==> flow/design.v <==
`timescale 1ns / 1ps
module conv (
input [4:0] stride,
input  conv_enable, 
output reg [18:0] address1 , address2, write_address,
output reg end_reach, full_conv_end, dot_sum_end,
input clk,
input reset,
input [9:0] w1 ,h1,w2,h2,
output reg [9:0] width, height
  );
reg [9:0] H1_index_outer , V1_index_outer ;
reg [5:0]	v1_index_inner , h1_index_inner ;
reg dot_sum_start ;
always @ (posedge clk) begin	 
		if (reset) begin
			H1_index_outer = 0;
			V1_index_outer = 0;
			v1_index_inner = 0;
			h1_index_inner = 0;
			address1 = 0;
			address2 = 0;
			write_address = 0;
			end_reach = 0;
			dot_sum_end = 0;
			dot_sum_start = 1;
			full_conv_end = 0;
			width = 0;
			height = 0;
		end
		else if (conv_enable) begin
				if (dot_sum_start) begin
						v1_index_inner = 0;
						h1_index_inner = 0;
						dot_sum_start = 0;
						dot_sum_end =0;
				end	
				if (!full_conv_end) begin
					address1 = address1 + 2'b01;
					h1_index_inner = h1_index_inner + 2'b01 ;
					if (h1_index_inner == w2) begin			 
						v1_index_inner = v1_index_inner + 1;
						h1_index_inner = 6'b0;								
						address1 = (v1_index_inner + V1_index_outer )* w1 + H1_index_outer;
					end	
					if (v1_index_inner == h2) begin			 
						H1_index_outer = H1_index_outer + stride;
						address1 = V1_index_outer * w1 + H1_index_outer ;
						dot_sum_start = 1;
						dot_sum_end =1;
						v1_index_inner = 6'b0;
					end
					if ((H1_index_outer + w2) > w1	) begin		 
						width = H1_index_outer;
						dot_sum_start = 1;
						V1_index_outer = V1_index_outer + stride;
						H1_index_outer = 10'b0000000000;
						address1 = V1_index_outer * w1;
					end
					if (address1 == h1*w1 ) 		full_conv_end = 1;		 
					if ((address1 + 1) == h1*w1 ) 		height = V1_index_outer + 1;
					address2 = v1_index_inner*w2 + h1_index_inner;
					if (dot_sum_start)	write_address	= write_address + 1;
				end
		end
    end
endmodule 
Subject: tool reports on conv

Hi,

Tool chain data of conv
Module conv before and after one edit of its RTL, step after step. Lines under "unedited" count in the file above, lines under "edited" in the edited file. "difference" is "edited" less "unedited", of the values as shown. Not given: n/a

Top module: conv. Clock port: clk. Cell library: sky130hd. Timing corner: tt_025C_1v80.

Diff
Unified diff, file above to edited file. The edited RTL no longer does the same as the RTL above: the edit was made by script, with no optimisation intended.

```diff
@@ -56,5 +56,5 @@
 						V1_index_outer = V1_index_outer + stride;
 						H1_index_outer = 10'b0000000000;
-						address1 = V1_index_outer * w1;
+						address1 = V1_index_outer & w1;
 					end
 					if (address1 == h1*w1 ) 		full_conv_end = 1;		 
```

After elaboration
Counts by Yosys on the flattened word-level netlist (proc, flatten, opt, wreduce; memories kept). Register bits leave out memories and registers merged into their read ports (data or address). Print and check cells are left out.

Storage and ports: bits in registers (unedited 112, edited 112, difference 0); latch bits (unedited 0, edited 0, difference 0); RAM bits (unedited 0, edited 0, difference 0); ROM bits (unedited 0, edited 0, difference 0); word width x clocked read ports (unedited 0, edited 0, difference 0); memories (unedited 0, edited 0, difference 0); input port bits (unedited 48, edited 48, difference 0); output and inout bits (unedited 80, edited 80, difference 0); elaborated cells (unedited 87, edited 87, difference 0).

Operators by class: add/subtract/negate cells (unedited 13, edited 13, difference 0); $mul (unedited 6, edited 5, difference -1); divide/modulo/power cells (unedited 0, edited 0, difference 0); magnitude comparators (unedited 1, edited 1, difference 0); equality and inequality tests (unedited 4, edited 4, difference 0); shift-type cells (unedited 0, edited 0, difference 0); muxes and demuxes (unedited 46, edited 46, difference 0); bitwise operators (unedited 1, edited 2, difference +1); reduce/logical cells (unedited 4, edited 4, difference 0).

Operator list: multiplier 10 x 10 -> 19 bit (unedited 3, edited 2, difference -1); AND 10 bit (unedited 0, edited 1, difference +1); two-way mux 6 bit (unedited 20, edited 20, difference 0); two-way mux 1 bit (unedited 11, edited 11, difference 0); two-way mux 10 bit (unedited 9, edited 9, difference 0); two-way mux 19 bit (unedited 6, edited 6, difference 0); AND reduction 3 bit (unedited 3, edited 3, difference 0); adder 10 x 5 -> 10 bit (unedited 2, edited 2, difference 0); adder 19 x 1 -> 19 bit (second input constant) (unedited 2, edited 2, difference 0); adder 19 x 10 -> 19 bit (unedited 2, edited 2, difference 0); adder 6 x 1 -> 6 bit (second input constant) (unedited 2, edited 2, difference 0); == test 6 x 10 -> 1 bit (unedited 2, edited 2, difference 0); adder 10 x 1 -> 10 bit (second input constant) (unedited 1, edited 1, difference 0); adder 10 bit (unedited 1, edited 1, difference 0); adder 16 x 6 -> 17 bit (unedited 1, edited 1, difference 0); adder 19 x 1 -> 20 bit (second input constant) (unedited 1, edited 1, difference 0); adder 6 x 10 -> 11 bit (unedited 1, edited 1, difference 0); == test 19 bit (unedited 1, edited 1, difference 0); == test 20 bit (unedited 1, edited 1, difference 0); > comparator 10 bit (unedited 1, edited 1, difference 0); multiplier 10 x 10 -> 20 bit (unedited 1, edited 1, difference 0); multiplier 11 x 10 -> 19 bit (unedited 1, edited 1, difference 0); multiplier 6 x 10 -> 16 bit (unedited 1, edited 1, difference 0); NOT 1 bit (unedited 1, edited 1, difference 0); AND reduction 2 bit (unedited 1, edited 1, difference 0).

Longest topological paths
Depth = most cells in a row (Yosys ltp): at word level without a register or memory, in the mapped netlist without a sequential cell, where the memories' decode and read muxes count.

Depth: word-level depth (unedited 23, edited 23, difference 0); ABC_AREA (unedited 0, edited 0); depth in mapped cells (unedited 53, edited 51, difference -2); mapped depth without buffers (unedited 42, edited 40, difference -2).

Netlist
Yosys stat after the flow's synthesis: flattened, memories mapped to cells. It holds for the ABC_AREA given above (unset counts as 0); a run with the other value may have another netlist.

Cell types: sky130_fd_sc_hd__inv_1 (unedited 437, edited 363, difference -74); sky130_fd_sc_hd__nor2_1 (unedited 210, edited 143, difference -67); sky130_fd_sc_hd__fa_1 (unedited 313, edited 252, difference -61); sky130_fd_sc_hd__ha_1 (unedited 296, edited 244, difference -52); sky130_fd_sc_hd__and2_1 (unedited 239, edited 198, difference -41); sky130_fd_sc_hd__nand2_1 (unedited 358, edited 323, difference -35); sky130_fd_sc_hd__xnor2_1 (unedited 137, edited 122, difference -15); sky130_fd_sc_hd__a21oi_1 (unedited 129, edited 116, difference -13); sky130_fd_sc_hd__nor3_1 (unedited 40, edited 52, difference +12); sky130_fd_sc_hd__a211oi_1 (unedited 25, edited 13, difference -12); sky130_fd_sc_hd__xor2_1 (unedited 79, edited 69, difference -10); sky130_fd_sc_hd__or3_1 (unedited 12, edited 22, difference +10); sky130_fd_sc_hd__nand2b_1 (unedited 24, edited 17, difference -7); sky130_fd_sc_hd__and3_1 (unedited 16, edited 23, difference +7); sky130_fd_sc_hd__clkbuf_1 (unedited 100, edited 94, difference -6); sky130_fd_sc_hd__nand4_1 (unedited 17, edited 23, difference +6); sky130_fd_sc_hd__or4_1 (unedited 1, edited 7, difference +6); sky130_fd_sc_hd__mux2_4 (unedited 0, edited 6, difference +6).

The list need not be complete.

Mapped netlist: cell count (unedited 2938, edited 2630, difference -308); chip area (Yosys) (um^2) (unedited 24113.1, edited 21516.9, difference -2596.2); sequential part of the area (um^2) (unedited 2202.1, edited 2202.1, difference 0.0); flip-flop cells (unedited 110, edited 110, difference 0); buffers (unedited 124, edited 117, difference -7).

Worst setup path after synthesis
Path of least setup slack by OpenSTA after synthesis, without wires, with an ideal clock, recovery checks aside; 20% of the period is set as input and as output delay. Where synthesis merged equal registers, the netlist keeps one of their names.

Timing path after synthesis: kind (unedited input-to-reg, edited input-to-reg); start point (unedited input port w2[5], edited input port w2[4]); end point (unedited register height[0], edited register height[3]); period (ns) (unedited 11.0, edited 11.0, difference 0.0); input delay (ns) (unedited 2.200, edited 2.200, difference 0.000); library setup time (ns) (unedited 0.124, edited 0.121, difference -0.003); launch time at the first pin (ns) (unedited 2.200, edited 2.200, difference 0.000); data arrival time (ns) (unedited 9.954, edited 10.805, difference +0.851); data required time (ns) (unedited 10.876, edited 10.879, difference +0.003); slack (ns) (unedited 0.922, edited 0.074, difference -0.848); path delay (ns) (unedited 7.878, edited 8.726, difference +0.848); stages (unedited 44, edited 46, difference +2); path buffers (unedited 7, edited 9, difference +2); period reached after synthesis (ns) (unedited 10.078, edited 10.926, difference +0.848).

"path delay" = arrival - input delay + setup time. "stages" counts driving pins, that of a launching flip-flop among them; a cell with two outputs on the path counts twice. "period reached after synthesis" = period - worst setup slack (recovery checks aside). The figure is calculated, with input and output delays left at 20% of the set period. Between the ends stands the longest chain of elaborated cells between them, by number of cells; it is not shown to be the way that was timed. Of several equally long chains one is given. A line is the first line of the expression or statement that the cell stems from. Yosys adds cells for indexed reads and writes and turns some case tables into memories.

Between the ends, after synthesis, unedited:
Cells stage by stage: sky130_fd_sc_hd__clkbuf_1 sky130_fd_sc_hd__nand2b_1 sky130_fd_sc_hd__or4_4 sky130_fd_sc_hd__a21o_1 sky130_fd_sc_hd__a2111oi_4 sky130_fd_sc_hd__o21ai_1 sky130_fd_sc_hd__nor2_1 sky130_fd_sc_hd__buf_4 sky130_fd_sc_hd__buf_4 sky130_fd_sc_hd__mux2i_1 sky130_fd_sc_hd__inv_1 sky130_fd_sc_hd__ha_1 sky130_fd_sc_hd__a21o_1 sky130_fd_sc_hd__a21oi_1 sky130_fd_sc_hd__o21bai_1 sky130_fd_sc_hd__a21oi_1 sky130_fd_sc_hd__o21bai_1 sky130_fd_sc_hd__a21oi_1 [8 not listed] sky130_fd_sc_hd__o211ai_1 sky130_fd_sc_hd__and2_1 sky130_fd_sc_hd__buf_6 sky130_fd_sc_hd__clkbuf_1 sky130_fd_sc_hd__clkbuf_1 sky130_fd_sc_hd__nand3_1 sky130_fd_sc_hd__o31a_1 sky130_fd_sc_hd__inv_1 sky130_fd_sc_hd__ha_1 sky130_fd_sc_hd__inv_1 sky130_fd_sc_hd__or4_4 sky130_fd_sc_hd__xnor2_1 sky130_fd_sc_hd__a31oi_1 sky130_fd_sc_hd__a2111oi_2 sky130_fd_sc_hd__o2111ai_1 sky130_fd_sc_hd__buf_6 sky130_fd_sc_hd__mux2i_1 sky130_fd_sc_hd__nor2_1. For length of the longest elaborated chain the number is 19. Elaborated cells between the ends (all ways): 26. The figure for RTL lines with such cells is 7. Classes of those cells: 3 x add/sub; 1 x compare; 3 x eq/ne; 18 x mux; 1 x reduce/logical.

RTL lines, path after synthesis, unedited: from (decl) (line 9) `input [9:0] w1 ,h1,w2,h2,`; == test 6 x 10 -> 1 bit (line 41) `if (h1_index_inner == w2) begin`; two-way mux 6 bit (line 41); two-way mux 6 bit (line 38) `if (!full_conv_end) begin`; two-way mux 6 bit (line 31) `else if (conv_enable) begin`; two-way mux 6 bit (line 16) `if (reset) begin`; == test 6 x 10 -> 1 bit (line 46) `if (v1_index_inner == h2) begin`; two-way mux 10 bit (line 46); [5 not listed]; two-way mux 19 bit (line 53) `if ((H1_index_outer + w2) > w1 ) begin`; two-way mux 19 bit (line 38); two-way mux 19 bit (line 31); two-way mux 19 bit (line 16); adder 19 x 1 -> 20 bit (line 61) `if ((address1 + 1) == h1*w1 ) height = V1_index_outer + 1;`; == test 20 bit (line 61); AND reduction 3 bit; to (assign) (line 29) `height = 0;`; to (assign) (line 61); to (decl) (line 10) `output reg [9:0] width, height`.

Between the ends, after synthesis, edited:
Cells stage by stage: sky130_fd_sc_hd__buf_1 sky130_fd_sc_hd__nor3b_1 sky130_fd_sc_hd__mux2_2 sky130_fd_sc_hd__a311o_1 sky130_fd_sc_hd__or3_1 sky130_fd_sc_hd__buf_6 sky130_fd_sc_hd__mux2i_4 sky130_fd_sc_hd__o21a_1 sky130_fd_sc_hd__buf_4 sky130_fd_sc_hd__nand2_1 sky130_fd_sc_hd__clkbuf_1 sky130_fd_sc_hd__clkbuf_1 sky130_fd_sc_hd__nand2_1 sky130_fd_sc_hd__nand2_1 sky130_fd_sc_hd__ha_1 sky130_fd_sc_hd__inv_1 sky130_fd_sc_hd__fa_1 sky130_fd_sc_hd__inv_1 [10 not listed] sky130_fd_sc_hd__a21oi_1 sky130_fd_sc_hd__o21ai_0 sky130_fd_sc_hd__nand2_1 sky130_fd_sc_hd__clkbuf_1 sky130_fd_sc_hd__clkbuf_1 sky130_fd_sc_hd__clkbuf_1 sky130_fd_sc_hd__nand3_1 sky130_fd_sc_hd__o31a_1 sky130_fd_sc_hd__inv_1 sky130_fd_sc_hd__ha_1 sky130_fd_sc_hd__o211ai_1 sky130_fd_sc_hd__nor2_1 sky130_fd_sc_hd__nand2b_4 sky130_fd_sc_hd__or4_4 sky130_fd_sc_hd__a211oi_2 sky130_fd_sc_hd__nand4_1 sky130_fd_sc_hd__buf_6 sky130_fd_sc_hd__mux2_4. For length of the longest elaborated chain the number is 19. Elaborated cells between the ends (all ways): 26. The figure for RTL lines with such cells is 7. Classes of those cells: 3 x add/sub; 1 x compare; 3 x eq/ne; 18 x mux; 1 x reduce/logical.

RTL lines, path after synthesis, edited: from (decl) (line 9) `input [9:0] w1 ,h1,w2,h2,`; == test 6 x 10 -> 1 bit (line 41) `if (h1_index_inner == w2) begin`; two-way mux 6 bit (line 41); two-way mux 6 bit (line 38) `if (!full_conv_end) begin`; two-way mux 6 bit (line 31) `else if (conv_enable) begin`; two-way mux 6 bit (line 16) `if (reset) begin`; == test 6 x 10 -> 1 bit (line 46) `if (v1_index_inner == h2) begin`; two-way mux 10 bit (line 46); [5 not listed]; two-way mux 19 bit (line 53) `if ((H1_index_outer + w2) > w1 ) begin`; two-way mux 19 bit (line 38); two-way mux 19 bit (line 31); two-way mux 19 bit (line 16); adder 19 x 1 -> 20 bit (line 61) `if ((address1 + 1) == h1*w1 ) height = V1_index_outer + 1;`; == test 20 bit (line 61); AND reduction 3 bit; to (assign) (line 29) `height = 0;`; to (assign) (line 61); to (decl) (line 10) `output reg [9:0] width, height`.

Worst path after layout
From the final timing report of the runs of set A: the path of least setup slack in the routed layout; clock arrival at registers is part of the times.

Timing path after layout: kind (unedited input-to-reg, edited reg-to-reg); start point (unedited input port stride[1], edited register dot_sum_start); end point (unedited register height[6], edited register height[2]); period (ns) (unedited 11.0, edited 11.0, difference 0.0); input delay (ns) (unedited 2.20); library setup time (ns) (unedited 0.12, edited 0.07, difference -0.05); launch time at the first pin (ns) (unedited 2.20, edited 0.38, difference -1.82); data arrival time (ns) (unedited 10.72, edited 10.74, difference +0.02); data required time (ns) (unedited 11.27, edited 11.31, difference +0.04); slack (ns) (unedited 0.55, edited 0.58, difference +0.03); stages (unedited 33, edited 38, difference +5); path buffers (unedited 3, edited 2, difference -1).

Between the ends stands the longest chain of elaborated cells between them, by number of cells; it is not shown to be the way that was timed. Of several equally long chains one is given. At most two assigning lines are given for a register; there are more.

Between the ends, after layout, unedited:
Cells stage by stage: sky130_fd_sc_hd__clkdlybuf4s50_1 sky130_fd_sc_hd__ha_1 sky130_fd_sc_hd__a21o_1 sky130_fd_sc_hd__a21oi_1 sky130_fd_sc_hd__o21bai_1 sky130_fd_sc_hd__a21oi_1 sky130_fd_sc_hd__buf_4 sky130_fd_sc_hd__nor2_1 sky130_fd_sc_hd__xor2_2 sky130_fd_sc_hd__nand2_1 sky130_fd_sc_hd__fa_1 sky130_fd_sc_hd__inv_1 sky130_fd_sc_hd__fa_1 sky130_fd_sc_hd__fa_1 sky130_fd_sc_hd__fa_1 sky130_fd_sc_hd__fa_1 sky130_fd_sc_hd__ha_1 sky130_fd_sc_hd__and2_1 sky130_fd_sc_hd__nand2_1 sky130_fd_sc_hd__a211oi_1 sky130_fd_sc_hd__o31ai_2 sky130_fd_sc_hd__nand2_1 sky130_fd_sc_hd__a21oi_1 sky130_fd_sc_hd__xor2_1 sky130_fd_sc_hd__mux2_2 sky130_fd_sc_hd__xor2_1 sky130_fd_sc_hd__a2111oi_1 sky130_fd_sc_hd__a311oi_1 sky130_fd_sc_hd__nor4_1 sky130_fd_sc_hd__o2111ai_2 sky130_fd_sc_hd__buf_12 sky130_fd_sc_hd__mux2i_1 sky130_fd_sc_hd__nor2_1. For length of the longest elaborated chain the number is 14. Elaborated cells between the ends (all ways): 23. The figure for RTL lines with such cells is 10. Classes of those cells: 6 x add/sub; 1 x mul; 1 x compare; 1 x eq/ne; 13 x mux; 1 x reduce/logical.

RTL lines, path after layout, unedited: from (decl) (line 3) `input [4:0] stride,`; adder 10 x 5 -> 10 bit (line 47) `H1_index_outer = H1_index_outer + stride;`; two-way mux 10 bit (line 46) `if (v1_index_inner == h2) begin`; two-way mux 10 bit (line 38) `if (!full_conv_end) begin`; two-way mux 10 bit (line 31) `else if (conv_enable) begin`; two-way mux 10 bit (line 16) `if (reset) begin`; adder 10 bit (line 53) `if ((H1_index_outer + w2) > w1 ) begin`; > comparator 10 bit (line 53); two-way mux 19 bit (line 53); two-way mux 19 bit (line 38); two-way mux 19 bit (line 31); two-way mux 19 bit (line 16); adder 19 x 1 -> 20 bit (line 61) `if ((address1 + 1) == h1*w1 ) height = V1_index_outer + 1;`; == test 20 bit (line 61); AND reduction 3 bit; to (assign) (line 29) `height = 0;`; to (assign) (line 61); to (decl) (line 10) `output reg [9:0] width, height`.

Between the ends, after layout, edited:
Cells stage by stage: sky130_fd_sc_hd__dfxtp_1 sky130_fd_sc_hd__nand2b_1 sky130_fd_sc_hd__inv_1 sky130_fd_sc_hd__ha_1 sky130_fd_sc_hd__fa_1 sky130_fd_sc_hd__a21o_1 sky130_fd_sc_hd__a21oi_1 sky130_fd_sc_hd__nor2_1 sky130_fd_sc_hd__o21a_1 sky130_fd_sc_hd__nor2_1 sky130_fd_sc_hd__nor2_1 sky130_fd_sc_hd__xor2_1 sky130_fd_sc_hd__nand2_1 sky130_fd_sc_hd__fa_1 sky130_fd_sc_hd__inv_1 sky130_fd_sc_hd__fa_1 sky130_fd_sc_hd__fa_1 sky130_fd_sc_hd__fa_1 [2 not listed] sky130_fd_sc_hd__inv_1 sky130_fd_sc_hd__ha_1 sky130_fd_sc_hd__nand2_1 sky130_fd_sc_hd__a2111oi_1 sky130_fd_sc_hd__a221oi_1 sky130_fd_sc_hd__o21ai_0 sky130_fd_sc_hd__a31oi_1 sky130_fd_sc_hd__xnor2_1 sky130_fd_sc_hd__o211ai_1 sky130_fd_sc_hd__o21ai_0 sky130_fd_sc_hd__nand3_1 sky130_fd_sc_hd__a2111oi_0 sky130_fd_sc_hd__nor4_1 sky130_fd_sc_hd__or3_1 sky130_fd_sc_hd__nand4_1 sky130_fd_sc_hd__buf_4 sky130_fd_sc_hd__buf_4 sky130_fd_sc_hd__mux2i_1. For length of the longest elaborated chain the number is 23. Elaborated cells between the ends (all ways): 37. The figure for RTL lines with such cells is 11. Classes of those cells: 7 x add/sub; 1 x mul; 1 x compare; 3 x eq/ne; 24 x mux; 1 x reduce/logical.

RTL lines, path after layout, edited: from (decl) (line 14) `reg dot_sum_start ;`; from (assign) (line 26) `dot_sum_start = 1;`; from (assign) (line 35) `dot_sum_start = 0;`; two-way mux 6 bit (line 32) `if (dot_sum_start) begin`; two-way mux 6 bit (line 31) `else if (conv_enable) begin`; two-way mux 6 bit (line 16) `if (reset) begin`; adder 6 x 1 -> 6 bit (line 40) `h1_index_inner = h1_index_inner + 2'b01 ;`; == test 6 x 10 -> 1 bit (line 41) `if (h1_index_inner == w2) begin`; two-way mux 6 bit (line 41); two-way mux 6 bit (line 38) `if (!full_conv_end) begin`; [9 not listed]; two-way mux 19 bit (line 53) `if ((H1_index_outer + w2) > w1 ) begin`; two-way mux 19 bit (line 38); two-way mux 19 bit (line 31); two-way mux 19 bit (line 16); adder 19 x 1 -> 20 bit (line 61) `if ((address1 + 1) == h1*w1 ) height = V1_index_outer + 1;`; == test 20 bit (line 61); AND reduction 3 bit; to (assign) (line 29) `height = 0;`; to (assign) (line 61); to (decl) (line 10) `output reg [9:0] width, height`.

Measured runs
Runs of the flow (Yosys, OpenROAD) on both versions; the two runs of a pair have the same settings. The constraints put input and output delay at 20% of the set period each and load the outputs with 0.01 pF.

Flow settings, set A:
The figure for period_ns is 11.0. CAP_MARGIN: 20. CORE_MARGIN: 2. The entry for CORE_UTILIZATION reads 40. Under SLEW_MARGIN stands 20.

Results, set A: synthesis area (um^2) (unedited 24113.1, edited 21516.9, difference -2596.2); die footprint (um^2) (unedited 62262.7, edited 55663.0, difference -6599.7); area of the standard cells in the finished layout (um^2) (unedited 27079.7, edited 24141.9, difference -2937.8); lowest setup slack (ns) (unedited 0.555, edited 0.575, difference +0.020); overall power (mW) (unedited 3.242, edited 2.510, difference -0.732); period reached (ns) (unedited 10.445, edited 10.425, difference -0.020).

Flow settings, set B:
Under ABC_AREA stands 1. CAP_MARGIN: 40. The figure for CELL_PAD_IN_SITES_GLOBAL_PLACEMENT is 0. The entry for CORE_UTILIZATION reads 15. For CTS_CLUSTER_DIAMETER the number is 143. For CTS_CLUSTER_SIZE the number is 68. HOLD_SLACK_MARGIN: 0.04. MIN_ROUTING_LAYER: met1. The figure for PLACE_DENSITY_LB_ADDON is 0.2. The figure for period_ns is 6.95. CORE_MARGIN: 2. Under SLEW_MARGIN stands 20.

Results, set B: synthesis area (um^2) (unedited 24673.7, edited 21710.8, difference -2962.9); die footprint (um^2) (unedited 167752.0, edited 147798.0, difference -19954.0); area of the standard cells in the finished layout (um^2) (unedited 36323.6, edited 31929.4, difference -4394.2); lowest setup slack (ns) (unedited -1.234, edited -1.142, difference +0.092); overall power (mW) (unedited 8.938, edited 5.836, difference -3.102); period reached (ns) (unedited 8.184, edited 8.092, difference -0.092).

"period reached" means the clock period less the worst setup slack. The figure is calculated, with input and output delays left at 20% of the set period. "overall power" rests on the timing tool's default activity at the inputs, not on a simulated workload.

Regards
